==> flow/design.v <==
module alu_top (
    input             clk,
    input      [15:0] a,
    input      [15:0] b,
    input      [2:0]  opcode,
    input      [1:0]  mode,
    output reg [31:0] result,
    output reg        eq
);
    reg [15:0] a_q;
    reg [15:0] b_q;
    reg [2:0]  opcode_q;
    reg [1:0]  mode_q;
    wire [31:0] alu_out;
    wire        alu_eq;
    ALU u_alu (.a(a_q), .b(b_q), .opcode(opcode_q), .mode(mode_q),
               .outALU(alu_out), .eq(alu_eq));
    always @(posedge clk) begin
        a_q      <= a;
        b_q      <= b;
        opcode_q <= opcode;
        mode_q   <= mode;
        result   <= alu_out;
        eq       <= alu_eq;
    end
endmodule

`timescale 1ns / 1ps
module logic_unit(a,b,opcode,outlu,eq);
input [15:0] a;
input [15:0] b;
input [2:0] opcode;
output [31:0] outlu;
output eq;
reg [31:0] outlu;
reg eq;
always@(a,b,opcode)
begin
	case(opcode)
	3'b000: outlu = {16'h0000, (a & b)};
	3'b001: outlu = {16'h0000, (a | b)};
	3'b010: outlu = {16'h0000, (a ^ b)};
	3'b011: outlu = {16'h0000, (~ a)};	
	default outlu = 32'h00000000;
	endcase
end
always@(a,b)
begin
	if( a == b) begin
	eq = 1;
	end
	else begin
	eq = 0;
	end
end
endmodule
`timescale 1ns / 1ps
module arith(a,b,opcode,outau);
input [15:0] a;
input [15:0] b;
input [2:0] opcode;
output [31:0] outau;
reg [31:0] outau;
always@(a,b,opcode)
begin
	case(opcode)
	3'b000: outau = {16'h0000, a + b};
	3'b001: outau = a * b;
	3'b010: if (a > b) begin
		outau = a - b;
		end
		else begin
		outau = b - a;
		end
	3'b011: if (a > b) begin
		outau = (b == 16'h0000) ? 32'hFFFFFFFF : a / b;
		end
		else begin
		outau = (a == 16'h0000) ? 32'hFFFFFFFF : b / a;
		end
	3'b100: outau = a + 1;
	3'b101: outau = a - 1;
	default outau = 32'h00000000;
	endcase
end
endmodule
`timescale 1ns / 1ps
module crypto(a,opcode,outcu);
input [15:0] a;
input [2:0] opcode;
output reg [31:0] outcu;
integer i;
always@(a,opcode)
begin
	outcu = 32'h00000000;
	case(opcode)
    3'b000: outcu = (a>>1) ^ a;
    3'b001: begin
        for (i=0; i<16; i=i+1) begin
        outcu[i] = ^(a>>i);  
    end
    end
	default outcu = 32'h00000000;
	endcase
end   
endmodule
`timescale 1ns / 1ps
module ALU( a, b, opcode, mode, outALU, eq);
input [15:0] a;
input [15:0] b;
input [2:0] opcode;
input [1:0] mode;
output [31:0] outALU;
output  eq;
reg [31:0] outALU;
reg eq;
wire [31:0] outau;
wire [31:0] outlu;
wire [31:0] outcu;
wire teq;
arith a1 (.a(a), .b(b), .opcode(opcode), .outau(outau));
logic_unit l1 (.a(a), .b(b), .opcode(opcode), .outlu(outlu), .eq(teq));
crypto d1 (.a(a),.opcode(opcode), .outcu(outcu));
always@(*)
begin
	if(mode == 2'b00) begin
	outALU = outlu;
	end
	else if (mode == 2'b01) begin
	outALU = outau;
	end
	else if (mode == 2'b10) begin
	outALU = outcu;
	end
	else begin
	outALU = 32'h00000000;
	end
	eq = teq;
end
endmodule
# == Reports on alu_top ==
# Each step is given for the RTL above and for the edited RTL.
# Lines under "orig" count in the file above, lines under "edited" in the edited file.
# "delta": "edited" minus "orig" as printed here.
# Library cell names are shortened.
# Not given: n/a
# inputs
design,alu_top
clock,clk
library,sky130hd
lib_corner,tt_025C_1v80

# == Diff ==
# Unified diff, file above to edited file.
# The edited RTL no longer does the same as the RTL above: the edit was made by script, with no optimisation intended.
# begin of diff
@@ -8,5 +8,5 @@
     output reg        eq
 );
-    reg [15:0] a_q;
+    reg [14:0] a_q;
     reg [15:0] b_q;
     reg [2:0]  opcode_q;
@@ -25,5 +25,4 @@
     end
 endmodule
-
 `timescale 1ns / 1ps
 module logic_unit(a,b,opcode,outlu,eq);
# end of diff

# == Word level ==
# Source: Yosys, flattened and elaborated, memories not mapped. Widths are those after wreduce; folded enables and synchronous resets count as part of the registers. Registers that Yosys merges into a memory's read port (data or address) are not register bits. Print and check cells do not count. Equal cells are merged and count once.
# word_totals
item,orig,edited,delta
register_bits,70,69,-1
word_cells,74,72,-2
# classes
item,orig,edited,delta
logic,5,5,0
n_reduce_logical,20,19,-1
n_mul,1,1,0
muxes,26,25,-1
n_div,2,2,0
cmp,1,1,0
addsub,5,5,0
eq_ne,8,8,0
# op_table
operator,orig,edited,delta
divider 16 x 16 -> 32 bit,2,0,-2
subtractor 16 x 16 -> 17 bit,2,0,-2
case mux 1 bit (select 2 bit),16,15,-1
parity 16 bit,16,15,-1
adder 16 x 1 -> 17 bit with constant B,1,0,-1
adder 16 bit,1,0,-1
AND 16 bit,1,0,-1
equality test 16 bit,1,0,-1
greater-than comparator 16 bit,1,0,-1
multiplier 16 x 16 -> 32 bit,1,0,-1
2-to-1 mux 16 bit,1,0,-1
inverter 16 bit,1,0,-1
bitwise OR 16 bit,1,0,-1
subtractor 16 x 1 -> 17 bit with constant B,1,0,-1
XOR 16 bit,1,0,-1
adder 15 x 1 -> 16 bit with constant B,0,1,1
adder 15 x 16 -> 16 bit,0,1,1
AND 15 x 16 -> 16 bit,0,1,1
divider 15 x 16 -> 32 bit,0,1,1
divider 16 x 15 -> 32 bit,0,1,1
equality test 15 x 16 -> 1 bit,0,1,1
greater-than comparator 15 x 16 -> 1 bit,0,1,1
multiplier 15 x 16 -> 31 bit,0,1,1
2-to-1 mux 15 bit,0,1,1
inverter 15 -> 16 bit,0,1,1
bitwise OR 15 x 16 -> 16 bit,0,1,1
subtractor 15 x 1 -> 16 bit with constant B,0,1,1
subtractor 15 x 16 -> 17 bit,0,1,1
# Operator kinds equal on both sides are left out: 13.
# The list need not be complete.

# == Depth ==
# Yosys ltp: most cells in a row. Word level: on the elaborated netlist, between registers, memories and ports. Mapped: between sequential cells and ports; inverters and the memories' decode and read muxes count.
# depth
item,orig,edited,delta
depth_word,6,6,0
ABC_AREA,0,0,n/a
ltp_mapped,501,474,-27
mapped_depth_nobuf,460,435,-25

# == Synthesis result ==
# Source: synth_stat.txt of the flow (Yosys; design flattened, memories mapped). It holds for the ABC_AREA given above (unset counts as 0); a run with the other value may have another netlist.
# synth_totals
item,orig,edited,delta
ffs,70,69,-1
buf_cells,187,173,-14
stdcells,4948,4853,-95
area_um2,36608.9,36181.0,-427.9
# by_type
cell,orig,edited,delta
inv_1,352,275,-77
o31ai_1,108,139,31
nor2_1,500,471,-29
o21ai_0,208,183,-25
or3_1,30,51,21
nor3_1,232,250,18
or2_2,56,38,-18
o21a_1,200,215,15
o22ai_1,34,19,-15
ha_1,592,578,-14
fa_1,197,183,-14
o21bai_1,32,46,14
buf_2,22,8,-14
a221o_1,18,4,-14
o41ai_1,15,1,-14
a31oi_1,53,65,12
a221oi_1,11,23,12
o211ai_1,38,49,11
# Cell types equal on both sides are left out: 8.
# The list need not be complete.
# By module: a second synthesis without flattening, with its own total; a netlist apart from the flattened one above.
# unflattened
item,orig,edited,delta
cells_unflattened,5049,5031,-18
hier_area_um2,37942.6,37651.1,-291.5
# Each row is one instance without its submodules.
# modules_orig
mod,cells,area_um2,instances
arith,4635,33772.4,1
alu_top,70,1401.3,1
logic_unit,162,1187.4,1
crypto,105,794.5,1
ALU,77,787.0,1
# modules_edited
mod,cells,area_um2,instances
arith,4617,33497.1,1
alu_top,70,1385.1,1
logic_unit,162,1187.4,1
crypto,105,794.5,1
ALU,77,787.0,1

# == Timing after synthesis ==
# Source: OpenSTA report_checks on the synthesized netlist (no wires, ideal clock, input and output delay 20% of the period each), path of least setup slack; recovery checks are left aside. Register names are those of the netlist, which keeps one name where synthesis merged equal registers.
# synth_path
item,orig,edited,delta
path_kind,register to register,register to register,n/a
from,reg a_q[1],reg a_q[9],n/a
to,reg result[0],reg result[0],n/a
t_first_pin_ns,0.000,0.000,0.000
t_arrival_ns,99.069,97.028,-2.041
driving_pins,478,459,-19
tclk_ns,90.0,90.0,0.0
slack_ns,-9.189,-7.169,2.020
path_delay_ns,99.189,97.169,-2.020
t_required_ns,89.880,89.859,-0.021
synth_period_reached_ns,99.189,97.169,-2.020
# "path_delay_ns" = arrival - input delay + setup time.
# "driving_pins": output pins that drive a net of the path, with the launching flip-flop's if there is one; two outputs of one cell count as two.
# "synth_period_reached_ns" is the clock period less the worst setup slack; recovery checks do not enter. This is arithmetic on one report: input and output delays are still those of the set period (20% each).
# Between the ends stands the longest chain of elaborated cells between them, by number of cells; it is not shown to be the way that was timed. Of several equally long chains one is given.
# Each line given opens the expression or statement behind the cell; cells for indexed reads and writes are added by Yosys, which also makes memories of some case tables.
# synth_via_orig
path_cell_list,dfxtp_1 clkbuf_1 inv_1 clkbuf_1 ha_1 or4_1 or4_1 buf_2 buf_2 nand2_1 clkbuf_1 buf_1 clkbuf_1 clkbuf_1 clkbuf_1 nor2_1 a21oi_1 ha_1 (+442 left out) a21o_1 inv_1 nand3_2 nor3_4 buf_2 nand2_1 o21ai_1 ha_1 a21o_1 a21o_1 a21oi_1 o2111ai_1 or3_1 a211oi_1 nand4_1 a211oi_1 o211ai_1 o31a_1
elab_chain_cells,6
cells_between,15
# synth_rtl_orig
item,line_no,rtl
"start, declared",10,reg [15:0] a_q;
"start, assigned",19,a_q      <= a;
divider 16 x 16 -> 32 bit,79,outau = (a == 16'h0000) ? 32'hFFFFFFFF : b / a;
2-to-1 mux 32 bit,79,
2-to-1 mux 32 bit,75,3'b011: if (a > b) begin
case mux 32 bit (select 6 bit),66,case(opcode)
2-to-1 mux 32 bit,129,else if (mode == 2'b01) begin
2-to-1 mux 32 bit,126,if(mode == 2'b00) begin
"end, assigned",23,result   <= alu_out;
"end, declared",7,"output reg [31:0] result,"
# synth_via_edited
path_cell_list,dfxtp_1 clkbuf_1 inv_1 buf_1 ha_1 buf_2 or4_1 or4_4 o21a_1 o31ai_2 buf_2 clkbuf_1 clkbuf_1 clkbuf_1 clkbuf_1 buf_1 nor2_1 a21oi_1 (+423 left out) nand2_1 nor4_4 nand4_1 buf_6 buf_6 a21oi_1 ha_1 a21o_1 a21o_1 a21oi_1 o2111ai_1 nor2_1 nand3_1 a211o_1 nor4_1 nand3_1 nor4b_1 a41oi_1
elab_chain_cells,6
cells_between,14
# synth_rtl_edited
item,line_no,rtl
"start, declared",10,reg [14:0] a_q;
"start, assigned",19,a_q      <= a;
divider 16 x 15 -> 32 bit,78,outau = (a == 16'h0000) ? 32'hFFFFFFFF : b / a;
2-to-1 mux 32 bit,78,
2-to-1 mux 32 bit,74,3'b011: if (a > b) begin
case mux 32 bit (select 6 bit),65,case(opcode)
2-to-1 mux 32 bit,128,else if (mode == 2'b01) begin
2-to-1 mux 32 bit,125,if(mode == 2'b00) begin
"end, assigned",23,result   <= alu_out;
"end, declared",7,"output reg [31:0] result,"

# == Path in the finished layout ==
# Path of least setup slack in the final report of each run of pair 1 (OpenROAD, finished layout, wires in). Where an end is a register, its clock arrival counts in the times.
# layout_path
item,orig,edited,delta
path_kind,register to register,register to register,n/a
from,reg a_q[14],reg b_q[6],n/a
to,reg result[0],reg result[0],n/a
t_arrival_ns,84.38,83.90,-0.48
t_first_pin_ns,0.38,0.39,0.01
t_required_ns,87.39,87.35,-0.04
driving_pins,444,429,-15
slack_ns,3.01,3.45,0.44
tclk_ns,87.1,87.1,0.0
# Between the ends stands the longest chain of elaborated cells between them, by number of cells; it is not shown to be the way that was timed. Of several equally long chains one is given.
# layout_via_orig
path_cell_list,dfxtp_2 inv_4 ha_1 or4_4 or4_4 a211oi_4 nor3_4 buf_6 nor2_4 a211oi_1 o21ai_1 inv_1 ha_4 o21ai_1 nand2b_1 nand3_1 nor2_1 a31oi_2 (+408 left out) a21o_1 a21o_1 inv_2 nand3_4 nor3_4 buf_12 mux2_2 ha_1 nand4_1 nor2_2 a21oi_1 o2111ai_1 or3_1 a211oi_2 nand4_1 a211oi_2 o211ai_1 o31a_1
elab_chain_cells,6
cells_between,14
# layout_rtl_orig
item,line_no,rtl
"start, declared",10,reg [15:0] a_q;
"start, assigned",19,a_q      <= a;
divider 16 x 16 -> 32 bit,79,outau = (a == 16'h0000) ? 32'hFFFFFFFF : b / a;
2-to-1 mux 32 bit,79,
2-to-1 mux 32 bit,75,3'b011: if (a > b) begin
case mux 32 bit (select 6 bit),66,case(opcode)
2-to-1 mux 32 bit,129,else if (mode == 2'b01) begin
2-to-1 mux 32 bit,126,if(mode == 2'b00) begin
"end, assigned",23,result   <= alu_out;
"end, declared",7,"output reg [31:0] result,"
# layout_via_edited
path_cell_list,dfxtp_4 clkinv_1 ha_2 or4_4 or4_4 buf_4 a31oi_4 o31ai_4 buf_4 a21oi_4 inv_1 nor2_1 nor4b_2 buf_4 ha_1 o21ai_2 nand2b_1 nand3_2 (+393 left out) nand2_2 nor4_4 nand4_1 buf_4 clkbuf_16 a21oi_2 ha_1 a21o_1 a21o_1 a21oi_1 o2111ai_1 nor2_1 nand3_2 a211o_1 nor4_2 nand3_1 nor4b_2 a41oi_1
elab_chain_cells,6
cells_between,11
# layout_rtl_edited
item,line_no,rtl
"start, declared",11,reg [15:0] b_q;
"start, assigned",20,b_q      <= b;
divider 16 x 15 -> 32 bit,78,outau = (a == 16'h0000) ? 32'hFFFFFFFF : b / a;
2-to-1 mux 32 bit,78,
2-to-1 mux 32 bit,74,3'b011: if (a > b) begin
case mux 32 bit (select 6 bit),65,case(opcode)
2-to-1 mux 32 bit,128,else if (mode == 2'b01) begin
2-to-1 mux 32 bit,125,if(mode == 2'b00) begin
"end, assigned",23,result   <= alu_out;
"end, declared",7,"output reg [31:0] result,"

# == Flow runs ==
# Both versions went through the flow (Yosys, OpenROAD) with the same settings in each pair. Constraints: input delay and output delay 20% of the set period each, output load 0.01 pF.
# flow_settings_pair_1
period_ns,87.1
CAP_MARGIN,20
CORE_MARGIN,2
CORE_UTILIZATION,40
SLEW_MARGIN,20
# measured_pair_1
item,orig,edited,delta
timing.achieved_period_ns,84.087,83.651,-0.436
setupTns_ns,0.000,0.000,0.000
ys_area_um2,36608.9,36181.0,-427.9
die_um2,93957.6,92875.6,-1082.0
layout_stdcell_area_um2,45207.1,44508.9,-698.2
worst_hold_slack_ns,0.923,0.859,-0.064
setup_worst_slack_ns,3.013,3.449,0.436
# flow_settings_pair_2
ABC_AREA,1
CAP_MARGIN,15
CORE_MARGIN,4
CORE_UTILIZATION,50
CTS_CLUSTER_DIAMETER,44
SETUP_SLACK_MARGIN,0.66
TNS_END_PERCENT,85
period_ns,50.3
SLEW_MARGIN,20
# measured_pair_2
item,orig,edited
timing.achieved_period_ns,76.418,n/a
setupTns_ns,-150.959,n/a
ys_area_um2,38693.4,n/a
die_um2,81901.9,n/a
layout_stdcell_area_um2,62646.3,n/a
worst_hold_slack_ns,0.809,n/a
setup_worst_slack_ns,-26.118,n/a
# pair 2, edited: no results, routing failed with ODB-0269.
# "timing.achieved_period_ns" is the run's clock period less its worst setup slack. It is reckoned from that one timing run; input and output delays stay at 20% of the period that was set.
